==> flow/design.v <==
`timescale 1ns / 1ps
module Contador_Comparador(
	input	clk, rst,
	input enable,
	output reg iguales	
	);
reg [25:0] CuentaCada20ns;
always @ (posedge rst or posedge clk) 
	begin
	  if (rst) CuentaCada20ns <= 0;  
	  else if (iguales) CuentaCada20ns <= 0;
			else if (enable) CuentaCada20ns <= CuentaCada20ns +1;
			else CuentaCada20ns <= CuentaCada20ns;
	end
always @(CuentaCada20ns)
	begin
		if (CuentaCada20ns == 5_000) 
			iguales = 'b1; 
		else iguales = 0;
end
endmodule
`timescale 1ns / 1ps
module Debouncer(
    input Clock,
    input Reset,
    input Switch,
    output reg One_Shot,
	 output reg Sw_Clean
    );
	 parameter [2:0] Ini  = 'b000;
	 parameter [2:0] Shot = 'b001;
	 parameter [2:0] Off1 = 'b011;
	 parameter [2:0] Sw_1 = 'b010;
	 parameter [2:0] Off2 = 'b110;
	 wire Delay_End;
	 reg [2:0] Status;
	 always @ (posedge Reset, posedge Clock)
		begin
			if (Reset)
				Status <= Ini;
			else
				case (Status)
					Ini: if (Switch)
						Status <= Shot;
					else
						Status <= Ini; 
					Shot: Status <= Off1;
					Off1: if (Delay_End)
						Status <= Sw_1;
					else
						Status <= Off1;
					Sw_1: if (~Switch)
						Status <= Off2;
					else
						Status <= Sw_1;
					Off2: if (Delay_End)
						Status <= Ini;
					else
						Status <= Off2;
					default: Status <= Ini;
				endcase
		end
	always @ (Status)
		begin
			case (Status)
				Ini:  begin One_Shot = 'b0; Sw_Clean = 'b0; end
				Shot: begin One_Shot = 'b1; Sw_Clean = 'b0; end
				Off1: begin One_Shot = 'b0; Sw_Clean = 'b1; end
				Sw_1: begin One_Shot = 'b0; Sw_Clean = 'b0; end
				Off2: begin One_Shot = 'b0; Sw_Clean = 'b1; end
				default: begin One_Shot = 'b0; Sw_Clean = 'b0; end
			endcase
		end
	Contador_Comparador CC(.clk(Clock), .rst(Reset), .enable(Switch), .iguales(Delay_End));
endmodule
`timescale 1ns / 1ps
module MaquinaEstados(
	input A,
	input B,
	input clk,
	input reset,
	output reg inc,
	output reg dec
);
parameter espera = 'b0000;
parameter a_0    = 'b0001; 
parameter a_1    = 'b0010; 
parameter b_0    = 'b0011; 
parameter b_1    = 'b0100; 
reg [2:0] estado;
always @ (posedge clk, posedge reset)
begin
	if(reset)
		estado <= 0;
	else
	begin
		case(estado)
		espera:
		begin
			if(A == 1 && B == 0) estado <= a_0;
			else if(B == 1 && A == 0) estado <= b_0;
		end
		a_0:
		begin
			if(B)	estado <= a_1;
		end
		b_0:
		begin
			if(A) estado <= b_1;
		end
		a_1:
		begin
			estado <= espera;
		end
		b_1:
		begin
			estado <= espera;
		end
		default:	estado <= espera;
		endcase
	end
end
always @ (estado)
begin
	case(estado)
	espera:
	begin
		inc = 0;
		dec = 0;
	end
	a_0:
	begin
		inc = 0;
		dec = 0;
	end
	b_0:
	begin
		inc = 0;
		dec = 0;
	end
	a_1:
	begin
		inc = 1;
		dec = 0;
	end
	b_1:
	begin
		inc = 0;
		dec = 1;
	end
	default:
	begin
		inc = 0;
		dec = 0;
	end
	endcase
end
endmodule
`timescale 1ns / 1ps
module SumadorRotary #(parameter [11:0] resetValue = 12'd0)(
	input clk,
	input reset,
	input inc,
	input dec,
	output reg [15:0] result
    );
parameter increase = 15;
	always @ (posedge reset or posedge clk)
		begin
		if(reset) result <= resetValue;
		else if(inc)
		begin
			result <= result+increase;
		end
		else if(dec)
		begin
				result <= result-increase;
		end
		end
endmodule
`timescale 1ns / 1ps
module RotaryEncoders #(parameter [11:0] resetValue = 12'd0)(
	input clk,
	input reset,
	input LeftA,
	input LeftB,
	input RightA,
	input RightB,
	output [15:0] result,
	output [15:0] result2,
	output moved		 
    );
	 wire LeftA_shot;
	 wire LeftB_shot;
	 wire RightA_shot;
	 wire RightB_shot;
	 wire increase;
	 wire decrease;
	 wire [15:0] res;
	 wire increase2;
	 wire decrease2;
	 wire [15:0] res2;
	 Debouncer deb1(.Clock(clk), .Reset(reset), .Switch(LeftA), .Sw_Clean(LeftA_shot));
	 Debouncer deb2(.Clock(clk), .Reset(reset), .Switch(LeftB), .Sw_Clean(LeftB_shot));
	 MaquinaEstados maquina1(.A(LeftA_shot), .B(LeftB_shot), .clk(clk), .reset(reset), .inc(increase), .dec(decrease));
	 SumadorRotary #(resetValue) sumador(.clk(clk), .reset(reset), .inc(increase), .dec(decrease), .result(res));
	 Debouncer deb4(.Clock(clk), .Reset(reset), .Switch(RightA), .Sw_Clean(RightA_shot));
	 Debouncer deb3(.Clock(clk), .Reset(reset), .Switch(RightB), .Sw_Clean(RightB_shot));
	 MaquinaEstados maquina2(.A(RightA_shot), .B(RightB_shot), .clk(clk), .reset(reset), .inc(increase2), .dec(decrease2));
	 SumadorRotary #(resetValue) sumador2(.clk(clk), .reset(reset), .inc(increase2), .dec(decrease2), .result(res2));
	 assign result = res;
	 assign result2 = res2;
	 assign moved = increase | decrease | increase2 | decrease2;
endmodule
`timescale 1ns / 1ps
module clockdiv(
	input wire clk,		 
	input wire clr,		 
	output wire dclk,		 
	output wire segclk	 
	);
reg [16:0] q;
always @(posedge clk or posedge clr)
begin
	if (clr == 1)
		q <= 0;
	else
		q <= q + 1;
end
assign segclk = q[16];
assign dclk = q[0];
endmodule
`timescale 1ns / 1ps
module vga640x480(
	input wire clk,			      
	input wire pix_en,		      
	input wire moved,		      
	input wire clr,	           
	input [15:0] posx,
	input [15:0] posy,
	input [15:0] posx2,
	input [15:0] posy2,
	output wire hsync,		  
	output wire vsync,		 
	output reg[2:0] red,	      
	output reg[2:0] green,    
	output reg[1:0] blue,	    
	output [3:0] score1,
	output [3:0] score2
	);
parameter cursor_width  = 20;
parameter cursor_height = 20;
parameter ball_size = 10;
reg [15:0] ball_x;
reg [15:0] ball_y;
localparam [6:0] cursor_size_player1 = 20;
localparam [6:0] cursor_size_player2 = 20;
reg [3:0] player1_score;
reg [3:0] player2_score;
reg [7:0] player1_color;
reg [7:0] player2_color;
parameter hpixels  = 800;        
parameter vlines   = 521;       
parameter hpulse   = 96; 	    
parameter vpulse   = 2; 	   
parameter hbp      = 144; 	  
parameter hfp      = 784; 	 
parameter vbp      = 31;   
parameter vfp      = 511; 
reg [9:0] hc;
reg [9:0] vc;
always @(posedge clk or posedge clr)
begin
	if (clr == 1)
	begin
		hc <= 0;
		vc <= 0;
	end
	else if (pix_en)
	begin
		if (hc < hpixels - 1)
			hc <= hc + 1;
		else
		begin
			hc <= 0;
			if (vc < vlines - 1)
				vc <= vc + 1;
			else
				vc <= 0;
		end
	end
end
assign hsync = (hc < hpulse) ? 0:1;
assign vsync = (vc < vpulse) ? 0:1;
reg printH_player1;
reg printV_player1;
reg printH_ball;
reg printV_ball;
reg printH_player2;
reg printV_player2;
always @*
begin
	printV_player1 = (vc > vbp + posy && vc < vbp + posy + cursor_size_player1);
	printV_player2 = (vc > vbp + posy2 && vc < vbp + posy2 + cursor_size_player2);
	printV_ball    = (vc > vbp + ball_y && vc < vbp + ball_y + ball_size);
end
always @*
begin
	printH_player1 = (hc > hbp + posx && hc < hbp + posx + cursor_size_player1);
	printH_player2 = (hc > hbp + posx2 && hc < hbp + posx2 + cursor_size_player2);
	printH_ball    = (hc > hbp + ball_x && hc < hbp + ball_x + ball_size);
end
always @ (printH_player1, printV_player1, printH_player2, printV_player2, printH_ball, printV_ball, player1_color, player2_color)
begin
	if(printH_player1 && printV_player1 && printH_ball && printV_ball && printH_player2 && printV_player2)
	begin
		red = 3'b101;
		green = 3'b110;
		blue = 2'b01;
	end
	else if(printH_player1 && printV_player1)
	begin
		red = player1_color[7:5];
		green = player1_color[4:2];
		blue = player1_color[1:0];
	end
	else if(printH_player2 && printV_player2)
	begin
		red = player2_color[7:5];
		green = player2_color[4:2];
		blue = player2_color[1:0];
	end
	else if(printH_ball && printV_ball)
	begin
		red = 3'b001;
		green = 3'b111;
		blue = 2'b01;
	end
	else
	begin
		red = 3'b000;
		green = 3'b000;
		blue = 2'b00;
	end
end
reg [8:0] random;
always @(posedge clk or posedge clr)
begin
	if (clr == 1)
		random <= 0;
	else if (pix_en)
	begin
		if (random == 400)
			random <= 0;
		else
			random <= random + 1'b1;
	end
end
reg moved_q;
always @(posedge clk or posedge clr)
begin
	if (clr == 1)
	begin
		moved_q <= 0;
		ball_x <= 300;
		ball_y <= 300;
		player1_score <= 0;
		player2_score <= 0;
		player1_color <= 8'b11100110;
		player2_color <= 8'b00101011;
	end
	else
	begin
		moved_q <= moved;
		if (moved_q)
		begin
			if((ball_x >= posx && ball_x <= posx + cursor_size_player1) && (ball_y >= posy && ball_y <= posy + cursor_size_player1))
			begin
				ball_x <= random[8:0] ;
				ball_y <= random[8:0] ;
				player1_score <= player1_score + 1;
				player1_color <= player1_color+1;
			end
			else if((ball_x >= posx2 && ball_x <= posx2 + cursor_size_player2) && (ball_y >= posy2 && ball_y <= posy2 + cursor_size_player2))
			begin
				ball_x <= random[8:0] ;
				ball_y <= random[8:0] ;
				player2_score <= player2_score + 1;
				player2_color <= player2_color+1;
			end
		end
	end
end
assign score1 = player1_score;
assign score2 = player2_score;
endmodule
`timescale 1ns / 1ps
module nCounter #(parameter integer limit=2, parameter busSize = 4)(
    input clk, enable, rst,
    output reg [busSize-1:0] count,
	 output reg overflow
    );
	 always @ (posedge rst, posedge clk)
	 begin
		if(rst)
		begin
			count<='b0;
			overflow <= 0;
		end
		else
		begin
		overflow <= 0;
		if(count == limit)  
			begin
				count<='b0;
				overflow <= 1;
			end
		else if(enable)
			count<=count+'b1;
		end
	 end
endmodule
`timescale 1ns / 1ps
module Timer #(parameter busSize = 26, parameter binTime = 50_000_000)(
    input clk, enable, rst,
    output reg toggle
    );
	 reg [busSize-1:0] localCount;
	 reg [busSize-1:0] limit;
	always @ (posedge rst, posedge clk) 
	begin
		if (rst) begin localCount <= 0; limit <= binTime; end
		else if (toggle) localCount <= 0;
		else if (enable) localCount <= localCount +1;
	end
	always @ (limit, localCount) 
	begin
		if (localCount == limit) toggle = 'b1; 
		else toggle = 'b0;
	end
endmodule
`timescale 1ns / 1ps
module Mux4_4(
    input [3:0] numA,
	 input [3:0] numB,
	 input [3:0] numC,
	 input [3:0] numD,
    input [1:0] sw,
    output [3:0] out
    );
	 assign out = (sw[0] == 1) ? (sw[1] == 1 ? numD : numB) : (sw[1] == 1 ? numC : numA);
endmodule
`timescale 1ns / 1ps
module bin_to_hex(
    input w,
    input x,
    input y,
    input z,
    output [6:0] num
    );
		assign num[6]= (~w&~x&~y&z)| (~w&x&~y&~z)| (w&x&~y&z)| (w&~x&y&z);
		assign num[5]= (w&x&y&z)| (w&x&y&~z)| (w&x&~y&~z)| (w&~x&y&z)|(~w&x&y&~z)|(~w&x&~y&z);
		assign num[4]= (~w&~x&y&~z)| (w&x&~y&~z)| (w&x&y);
		assign num[3]= (x&y&z)| (~x&~y&z)| (w&~x&y&~z)| (~w&x&~y&~z);
		assign num[2]= (~w&z)| (~x&~y&z)| (~w&x&~y);
		assign num[1] = (~w&~x&~y&z)| (~w&~x&y&z)| (~w&~x&y&~z)| (~w&x&y&z)| (w&x&~y&z);
		assign num[0]= (~w&~x&~y)| (~w&x&y&z)| (w&x&~y&~z);
endmodule
`timescale 1ns / 1ps
module Display(
	 input clk,
	 input rst,
	 input [3:0]A, 
	 input [3:0]B, 
	 input [3:0]C, 
	 input [3:0]D,
    output [6:0] numOut,
    output [3:0] transistor
    );
	 wire tggl;
	 wire [1:0] switcher;
	 wire [3:0] currentNumber;
	 Timer #(22, 250_000) dispTimer(.clk(clk), .enable(1'b1), .rst(rst), .toggle(tggl));  
	 nCounter #(4, 2) switch(.clk(clk),.count(switcher), .enable(tggl), .rst(rst), .overflow());  
	 Mux4_4 numbers(.sw(switcher), .numA(D), .numB(C), .numC(B), .numD(A), .out(currentNumber));
	 Mux4_4 oneCold(.sw(switcher), .numA(4'b0111), .numB(4'b1011), .numC(4'b1101), .numD(4'b1110), .out(transistor));
	 bin_to_hex converter(.w(currentNumber[3]),.x(currentNumber[2]),.y(currentNumber[1]),.z(currentNumber[0]), .num(numOut));	 
endmodule
`timescale 1ns / 1ps
module SuperBallPickupMasterRotaryChampionDeluxe5(
	input LeftA,
	input LeftB,
	input RightA,
	input RightB,
	input LeftA2,
	input LeftB2,
	input RightA2,
	input RightB2,
	input wire clk,			 
	input wire reset,			 
	output wire [6:0] seg,	 
	output wire [3:0] an,	 
	output wire dp,			 
	output wire [2:0] red,	 
	output wire [2:0] green, 
	output wire [1:0] blue,	 
	output wire hsync,		 
	output wire vsync,			 
	output resetOut
	);
wire segclk;
wire dclk;
assign dp = 1;
wire [15:0] posx;
wire [15:0] posy;
wire [15:0] posx2;
wire [15:0] posy2;
wire moved1;
wire moved2;
RotaryEncoders #(12'd100) rot(.clk(clk),.reset(reset), .LeftA(LeftA),.LeftB(LeftB),.RightA(RightA),.RightB(RightB),.result(posx),.result2(posy),.moved(moved1));
RotaryEncoders #(12'd400) rot2(.clk(clk),.reset(reset), .LeftA(LeftA2),.LeftB(LeftB2),.RightA(RightA2),.RightB(RightB2),.result(posx2),.result2(posy2),.moved(moved2));
clockdiv U1(.clk(clk),.clr(reset),.segclk(segclk),.dclk(dclk));
wire [3:0] score1;
wire [3:0] score2;
vga640x480 U3(.clk(clk),.pix_en(~dclk),.moved(moved1 | moved2),.clr(reset),.hsync(hsync),.vsync(vsync), .posx(posx), .posy(posy),  .posx2(posx2), .posy2(posy2), .red(red),.green(green),.blue(blue),.score1(score1),.score2(score2));
Display outputDisp(.clk(clk),.rst(reset),.A(4'b0001),.B(score1),.C(4'b0010),.D(score2),.numOut(seg),.transistor(an));
assign resetOut = reset;
endmodule
Lab notebook: SuperBallPickupMasterRotaryChampionDeluxe5

**Tool chain data of SuperBallPickupMasterRotaryChampionDeluxe5**

Each step is given for the RTL above and for the edited RTL.
Lines under "original" count in the file above, lines under "edited" in the edited file.
"change" is "edited" less "original", of the values as shown; "rel. change" is that difference over "original", in percent.
A cell with -- has no value.

- Top: SuperBallPickupMasterRotaryChampionDeluxe5
- Clock port: clk
- Standard-cell library: sky130hd
- Timing corner: tt_025C_1v80

**Diff**

The edit as a unified diff against the file above.
A script made this edit. It was not meant as an optimisation and need not keep what the design does.

```diff
@@ -256,5 +256,5 @@
 localparam [6:0] cursor_size_player1 = 20;
 localparam [6:0] cursor_size_player2 = 20;
-reg [3:0] player1_score;
+reg [2:0] player1_score;
 reg [3:0] player2_score;
 reg [7:0] player1_color;
```

**Word level**

Yosys after proc, flatten, opt, wreduce and memory -nomap, before mapping. Memory bits, and registers merged into a memory's read port (data or address), are not among the register bits. Print and check cells are not counted.

Storage and ports:

| element | original | edited | change | rel. change (%) |
|---|---|---|---|---|
| elaborated cells | 447 | 447 | 0 | 0.00 |
| register bits after elaboration | 419 | 418 | -1 | -0.24 |
| output and inout bits | 23 | 23 | 0 | 0.00 |
| ROM bits | 0 | 0 | 0 | -- |
| RAM bits | 0 | 0 | 0 | -- |
| memory cells | 0 | 0 | 0 | -- |
| bits in latches | 0 | 0 | 0 | -- |
| word width x clocked read ports | 0 | 0 | 0 | -- |

Cells by class:

| element | original | edited | change | rel. change (%) |
|---|---|---|---|---|
| $mul | 0 | 0 | 0 | -- |
| $add $sub $neg | 42 | 42 | 0 | 0.00 |
| bitwise gates (word level) | 72 | 72 | 0 | 0.00 |
| divide/modulo/power cells | 0 | 0 | 0 | -- |
| order comparisons | 24 | 24 | 0 | 0.00 |
| reduce/logical cells | 68 | 68 | 0 | 0.00 |
| shift-type cells | 0 | 0 | 0 | -- |
| eq/ne operators | 70 | 70 | 0 | 0.00 |
| muxes and demuxes | 135 | 135 | 0 | 0.00 |

Operator list:

| cell | original | edited | change | rel. change (%) |
|---|---|---|---|---|
| adder 4 x 1 -> 4 bit with constant B | 2 | 1 | -1 | -50.00 |
| adder 3 x 1 -> 3 bit with constant B | 0 | 1 | +1 | -- |
| 2-to-1 mux 1 bit | 45 | 45 | 0 | 0.00 |
| 2-to-1 mux 3 bit | 40 | 40 | 0 | 0.00 |
| bitwise AND 1 bit | 29 | 29 | 0 | 0.00 |
| OR 1 bit | 28 | 28 | 0 | 0.00 |
| logical AND 1 bit | 27 | 27 | 0 | 0.00 |
| equality test 3 x 2 -> 1 bit with constant B | 24 | 24 | 0 | 0.00 |
| 2-to-1 mux 26 bit | 16 | 16 | 0 | 0.00 |
| NOT 1 bit | 15 | 15 | 0 | 0.00 |
| nonzero test 2 bit | 13 | 13 | 0 | 0.00 |
| equality test 3 x 1 -> 1 bit with constant B | 12 | 12 | 0 | 0.00 |
| equality test 3 bit with constant B | 12 | 12 | 0 | 0.00 |
| zero test 3 bit | 12 | 12 | 0 | 0.00 |
| 2-to-1 mux 16 bit | 10 | 10 | 0 | 0.00 |
| adder 26 x 1 -> 26 bit with constant B | 8 | 8 | 0 | 0.00 |
| equality test 26 x 13 -> 1 bit with constant B | 8 | 8 | 0 | 0.00 |
| inequality test 2 x 1 -> 1 bit with constant B | 8 | 8 | 0 | 0.00 |
| parallel mux 3 bit (select 5 bit) | 8 | 8 | 0 | 0.00 |
| OR reduction 2 bit | 8 | 8 | 0 | 0.00 |
| greater-than comparator 10 x 32 -> 1 bit | 6 | 6 | 0 | 0.00 |
| less-than comparator 10 x 32 -> 1 bit | 6 | 6 | 0 | 0.00 |
| AND reduction 3 bit | 5 | 5 | 0 | 0.00 |
| adder 16 x 4 -> 16 bit with constant B | 4 | 4 | 0 | 0.00 |
| adder 16 x 5 -> 16 bit with constant B | 4 | 4 | 0 | 0.00 |
| adder 32 x 5 -> 32 bit with constant B | 4 | 4 | 0 | 0.00 |
| greater-or-equal comparator 16 bit | 4 | 4 | 0 | 0.00 |
| less-or-equal comparator 16 bit | 4 | 4 | 0 | 0.00 |

Not every row of either side is listed.

**Depth**

Longest topological path by Yosys (ltp), each cell counted once; first at word level (registers and memories cut), then after technology mapping (sequential cells cut; the memories' decode and read muxes count).

Logic depth:

| element | original | edited | change | rel. change (%) |
|---|---|---|---|---|
| word-level depth | 10 | 10 | 0 | 0.00 |
| ABC_AREA | 0 | 0 | -- | -- |
| gate-level depth with buffers | 19 | 19 | 0 | 0.00 |
| mapped depth without buffers | 18 | 19 | +1 | +5.56 |

**After synthesis**

Source: synth_stat.txt of the flow (Yosys; design flattened, memories mapped). It holds for the ABC_AREA given above (unset counts as 0); a run with the other value may have another netlist.

Cells by type:

| cell | original | edited | change | rel. change (%) |
|---|---|---|---|---|
| sky130_fd_sc_hd__nor2_1 | 247 | 264 | +17 | +6.88 |
| sky130_fd_sc_hd__inv_1 | 179 | 196 | +17 | +9.50 |
| sky130_fd_sc_hd__nor3_1 | 66 | 83 | +17 | +25.76 |
| sky130_fd_sc_hd__o21a_1 | 16 | 29 | +13 | +81.25 |
| sky130_fd_sc_hd__o21ai_0 | 149 | 137 | -12 | -8.05 |
| sky130_fd_sc_hd__nand4_1 | 99 | 87 | -12 | -12.12 |
| sky130_fd_sc_hd__and3_1 | 77 | 65 | -12 | -15.58 |
| sky130_fd_sc_hd__nand2_1 | 260 | 249 | -11 | -4.23 |
| sky130_fd_sc_hd__a21oi_1 | 119 | 110 | -9 | -7.56 |
| sky130_fd_sc_hd__o41ai_1 | 1 | 10 | +9 | +900.00 |
| sky130_fd_sc_hd__a211oi_1 | 15 | 23 | +8 | +53.33 |
| sky130_fd_sc_hd__a21o_1 | 46 | 39 | -7 | -15.22 |
| sky130_fd_sc_hd__buf_4 | 2 | 9 | +7 | +350.00 |
| sky130_fd_sc_hd__nand3_1 | 134 | 140 | +6 | +4.48 |
| sky130_fd_sc_hd__clkbuf_1 | 71 | 65 | -6 | -8.45 |
| sky130_fd_sc_hd__nand2b_1 | 33 | 27 | -6 | -18.18 |
| sky130_fd_sc_hd__nor4b_1 | 15 | 21 | +6 | +40.00 |
| sky130_fd_sc_hd__buf_2 | 1 | 7 | +6 | +600.00 |

Not every row of either side is listed.

Synthesis totals:

| element | original | edited | change | rel. change (%) |
|---|---|---|---|---|
| chip area (Yosys) (um2) | 28543.6 | 28882.7 | +339.1 | +1.19 |
| area of sequential cells (um2) | 10556.4 | 10531.4 | -25.0 | -0.24 |
| cells in the netlist | 3086 | 3130 | +44 | +1.43 |
| flip-flops | 420 | 419 | -1 | -0.24 |

The figures by module come from a second, unflattened synthesis with its own total; it is not the netlist above.

Unflattened totals:

| element | original | edited | change | rel. change (%) |
|---|---|---|---|---|
| cell total of the unflattened synthesis | 3295 | 3213 | -82 | -2.49 |
| area (unflattened synthesis) (um2) | 31630.3 | 31009.7 | -620.6 | -1.96 |

Each row is one instance without its submodules.

Modules, original:

| module | cells | area (um2) | times used |
|---|---|---|---|
| vga640x480 | 1320 | 10829.1 | 1 |
| Contador_Comparador | 122 | 1345.0 | 8 |
| SumadorRotary (resetValue=100) | 147 | 1320.0 | 2 |
| SumadorRotary (resetValue=400) | 147 | 1320.0 | 2 |
| Debouncer | 14 | 185.2 | 8 |
| Timer | 108 | 1117.3 | 1 |
| MaquinaEstados | 17 | 202.7 | 4 |
| clockdiv | 63 | 764.5 | 1 |
| bin_to_hex | 34 | 235.2 | 1 |
| Mux4_4 | 4 | 105.1 | 2 |
| nCounter | 8 | 86.3 | 1 |
| SuperBallPickupMasterRotaryChampionDeluxe5 | 6 | 32.5 | 1 |
| RotaryEncoders (resetValue=100) | 1 | 7.5 | 1 |
| RotaryEncoders (resetValue=400) | 1 | 7.5 | 1 |
| Display | 2 | 7.5 | 1 |

Modules, edited:

| module | cells | area (um2) | times used |
|---|---|---|---|
| Contador_Comparador | 122 | 1345.0 | 8 |
| vga640x480 | 1238 | 10208.5 | 1 |
| SumadorRotary (resetValue=100) | 147 | 1320.0 | 2 |
| SumadorRotary (resetValue=400) | 147 | 1320.0 | 2 |
| Debouncer | 14 | 185.2 | 8 |
| Timer | 108 | 1117.3 | 1 |
| MaquinaEstados | 17 | 202.7 | 4 |
| clockdiv | 63 | 764.5 | 1 |
| bin_to_hex | 34 | 235.2 | 1 |
| Mux4_4 | 4 | 105.1 | 2 |
| nCounter | 8 | 86.3 | 1 |
| SuperBallPickupMasterRotaryChampionDeluxe5 | 6 | 32.5 | 1 |
| RotaryEncoders (resetValue=100) | 1 | 7.5 | 1 |
| RotaryEncoders (resetValue=400) | 1 | 7.5 | 1 |
| Display | 2 | 7.5 | 1 |

**Path before layout**

OpenSTA on the mapped netlist: ideal clock, no wires. The path of least setup slack (recovery checks aside). Input and output delay are each 20% of the period. Register names are those of the netlist, which keeps one name where synthesis merged equal registers.

Timing after synthesis:

| element | original | edited | change | rel. change (%) |
|---|---|---|---|---|
| kind | in2out | in2out | -- | -- |
| start | input port reset | input port reset | -- | -- |
| end | output port resetOut | output port resetOut | -- | -- |
| required time (ps) | 16000 | 16000 | 0 | 0.00 |
| stages on the path | 1 | 1 | 0 | 0.00 |
| clock period (ps) | 20000 | 20000 | 0 | 0.00 |
| slack (ps) | 11881 | 11881 | 0 | -- |
| time at the first pin (ps) | 4000 | 4000 | 0 | 0.00 |
| path buffers | 1 | 1 | 0 | 0.00 |
| delay of the path (ps) | 119 | 119 | 0 | 0.00 |
| arrival time (ps) | 4119 | 4119 | 0 | 0.00 |
| synthesis period reached (ps) | 8119 | 8119 | 0 | 0.00 |

"delay of the path" = arrival - input delay + setup time.
A path that ends at an output port has no setup time.
"stages on the path": output pins that drive a net of the path, with the launching flip-flop's if there is one; two outputs of one cell count as two.
"synthesis period reached" is the clock period less the worst setup slack; recovery checks do not enter. This is arithmetic on one report: input and output delays are still those of the set period (20% each).

On the way, after synthesis, original:
- Cell sequence: sky130_fd_sc_hd__buf_4
- Cells in the longest elaborated chain: 0

RTL lines, path after synthesis, original:

| element | RTL line | RTL |
|---|---|---|
| from (decl) | 500 | `input wire reset,` |
| to (decl) | 509 | `output resetOut` |

On the way, after synthesis, edited:
- Cell sequence: sky130_fd_sc_hd__buf_4
- Cells in the longest elaborated chain: 0

RTL lines, path after synthesis, edited:

| element | RTL line | RTL |
|---|---|---|
| from (decl) | 500 | `input wire reset,` |
| to (decl) | 509 | `output resetOut` |

**Path in the finished layout**

Path of least setup slack in the final report of the runs of pair A (OpenROAD, finished layout, wires in). Where an end is a register, its clock arrival counts in the times.
The path's times are printed in steps of 10 ps; the period is the one set.

Timing post-layout:

| element | original | edited | change | rel. change (%) |
|---|---|---|---|---|
| kind | reg2out | reg2out | -- | -- |
| start | register rot.sumador2.result[2] | register U3.ball_x[2] | -- | -- |
| end | output port blue[0] | output port green[1] | -- | -- |
| arrival time (ps) | 5780 | 5510 | -270 | -4.67 |
| clock period (ps) | 10100 | 10100 | 0 | 0.00 |
| stages on the path | 17 | 20 | +3 | +17.65 |
| time at the first pin (ps) | 590 | 590 | 0 | 0.00 |
| path buffers | 1 | 1 | 0 | 0.00 |
| required time (ps) | 8080 | 8080 | 0 | 0.00 |
| slack (ps) | 2300 | 2570 | +270 | -- |

The rows between start and end are the longest chain of elaborated cells between them; the timing report does not say that the signal goes this way. Where chains are equally long, one stands for them.
A line is the first line of the expression or statement that the cell stems from. Yosys adds cells for indexed reads and writes and turns some case tables into memories.
A register here has more assigning lines than the two given.

On the way, post-layout, original:
- Cell sequence: sky130_fd_sc_hd__dfstp_2 sky130_fd_sc_hd__inv_1 sky130_fd_sc_hd__ha_1 sky130_fd_sc_hd__nand2b_1 sky130_fd_sc_hd__a21oi_1 sky130_fd_sc_hd__xnor2_1 sky130_fd_sc_hd__ha_1 sky130_fd_sc_hd__nand4_1 sky130_fd_sc_hd__nor3_1 sky130_fd_sc_hd__a2111oi_0 sky130_fd_sc_hd__nand4_1 sky130_fd_sc_hd__or4b_1 sky130_fd_sc_hd__nor4_1 sky130_fd_sc_hd__nand3_1 sky130_fd_sc_hd__mux2_2 sky130_fd_sc_hd__a211o_1 sky130_fd_sc_hd__clkdlybuf4s50_1
- Cells in the longest elaborated chain: 10

RTL lines, path post-layout, original:

| element | RTL line | RTL |
|---|---|---|
| from (decl) | 165 | `output reg [15:0] result` |
| from (assign) | 170 | `if(reset) result <= resetValue;` |
| from (assign) | 173 | `result <= result+increase;` |
| adder 5 x 16 -> 17 bit | 303 | `printV_player1 = (vc > vbp + posy && vc < vbp + posy + cursor_size_player1);` |
| adder 32 x 5 -> 32 bit | 303 |  |
| less-than comparator 10 x 32 -> 1 bit | 303 |  |
| logical AND 1 bit | 303 |  |
| logical AND 1 bit (5 in a row) | 315 | `if(printH_player1 && printV_player1 && printH_ball && printV_ball && printH_player2 && printV_player2)` |
| 2-to-1 mux 2 bit | 315 |  |
| to (decl) | 506 | `output wire [1:0] blue,` |

On the way, post-layout, edited:
- Cell sequence: sky130_fd_sc_hd__dfstp_2 sky130_fd_sc_hd__inv_1 sky130_fd_sc_hd__ha_1 sky130_fd_sc_hd__a21boi_0 sky130_fd_sc_hd__nand3_1 sky130_fd_sc_hd__and3_1 sky130_fd_sc_hd__xnor2_1 sky130_fd_sc_hd__nor2_1 sky130_fd_sc_hd__a21boi_0 sky130_fd_sc_hd__ha_1 sky130_fd_sc_hd__a22oi_1 sky130_fd_sc_hd__o211ai_1 sky130_fd_sc_hd__a311oi_1 sky130_fd_sc_hd__nand4_1 sky130_fd_sc_hd__a21oi_1 sky130_fd_sc_hd__o2111a_1 sky130_fd_sc_hd__inv_1 sky130_fd_sc_hd__nor3b_2 sky130_fd_sc_hd__a221o_1 sky130_fd_sc_hd__clkdlybuf4s50_1
- Cells in the longest elaborated chain: 9

RTL lines, path post-layout, edited:

| element | RTL line | RTL |
|---|---|---|
| from (decl) | 254 | `reg [15:0] ball_x;` |
| from (assign) | 379 | `ball_x <= random[8:0] ;` |
| from (assign) | 386 | `ball_x <= random[8:0] ;` |
| adder 8 x 16 -> 17 bit | 311 | `printH_ball = (hc > hbp + ball_x && hc < hbp + ball_x + ball_size);` |
| adder 32 x 4 -> 32 bit | 311 |  |
| less-than comparator 10 x 32 -> 1 bit | 311 |  |
| logical AND 1 bit | 311 |  |
| logical AND 1 bit | 333 | `else if(printH_ball && printV_ball)` |
| 2-to-1 mux 3 bit | 333 |  |
| 2-to-1 mux 3 bit | 327 | `else if(printH_player2 && printV_player2)` |
| 2-to-1 mux 3 bit | 321 | `else if(printH_player1 && printV_player1)` |
| 2-to-1 mux 3 bit | 315 | `if(printH_player1 && printV_player1 && printH_ball && printV_ball && printH_player2 && printV_player2)` |
| to (decl) | 505 | `output wire [2:0] green,` |

**Measured runs**

Both versions went through the flow (Yosys, OpenROAD) with the same settings in each pair. Constraints: input delay and output delay 20% of the set period each, output load 0.01 pF.

Settings, pair A:
- period_ns: 10.1
- CAP_MARGIN: 20
- CORE_MARGIN: 2
- CORE_UTILIZATION: 40
- SLEW_MARGIN: 20

Results, pair A:

| element | original | edited | change | rel. change (%) |
|---|---|---|---|---|
| final worst hold slack (ps) | 426 | 429 | +3 | -- |
| period reached (ps) | 7799 | 7526 | -273 | -3.50 |
| worst setup slack after layout (ps) | 2301 | 2574 | +273 | -- |
| die size (um2) | 73511.5 | 74373.5 | +862.0 | +1.17 |
| sum of negative setup slack (ps) | 0 | 0 | 0 | -- |
| total power after layout (uW) | 4127 | 4054 | -73 | -1.77 |
| standard-cell area of the final layout (um2) | 31654.1 | 31853.0 | +198.9 | +0.63 |
| netlist area reported by Yosys (um2) | 28543.6 | 28882.7 | +339.1 | +1.19 |

Settings, pair B:
- CAP_MARGIN: 15
- CELL_PAD_IN_SITES_DETAIL_PLACEMENT: 1
- CORE_MARGIN: 9
- CORE_UTILIZATION: 48
- CTS_CLUSTER_DIAMETER: 311
- CTS_CLUSTER_SIZE: 10
- GPL_ROUTABILITY_DRIVEN: 1
- GPL_TIMING_DRIVEN: 1
- MIN_ROUTING_LAYER: met1
- PLACE_DENSITY_LB_ADDON: 0.14
- SETUP_SLACK_MARGIN: 3.3
- TNS_END_PERCENT: 100
- period_ns: 17.9
- SLEW_MARGIN: 20

Results, pair B:

| element | original | edited | change | rel. change (%) |
|---|---|---|---|---|
| final worst hold slack (ps) | 441 | 432 | -9 | -- |
| period reached (ps) | 9648 | 9518 | -130 | -1.35 |
| worst setup slack after layout (ps) | 8252 | 8382 | +130 | -- |
| die size (um2) | 68568.0 | 69326.9 | +758.9 | +1.11 |
| sum of negative setup slack (ps) | 0 | 0 | 0 | -- |
| total power after layout (uW) | 2182 | 2185 | +3 | +0.14 |
| standard-cell area of the final layout (um2) | 31016.0 | 31327.5 | +311.5 | +1.00 |
| netlist area reported by Yosys (um2) | 28543.6 | 28882.7 | +339.1 | +1.19 |

"period reached" means the clock period less the worst setup slack. The figure is calculated, with input and output delays left at 20% of the set period.
"total power after layout" rests on the timing tool's default activity at the inputs, not on a simulated workload.
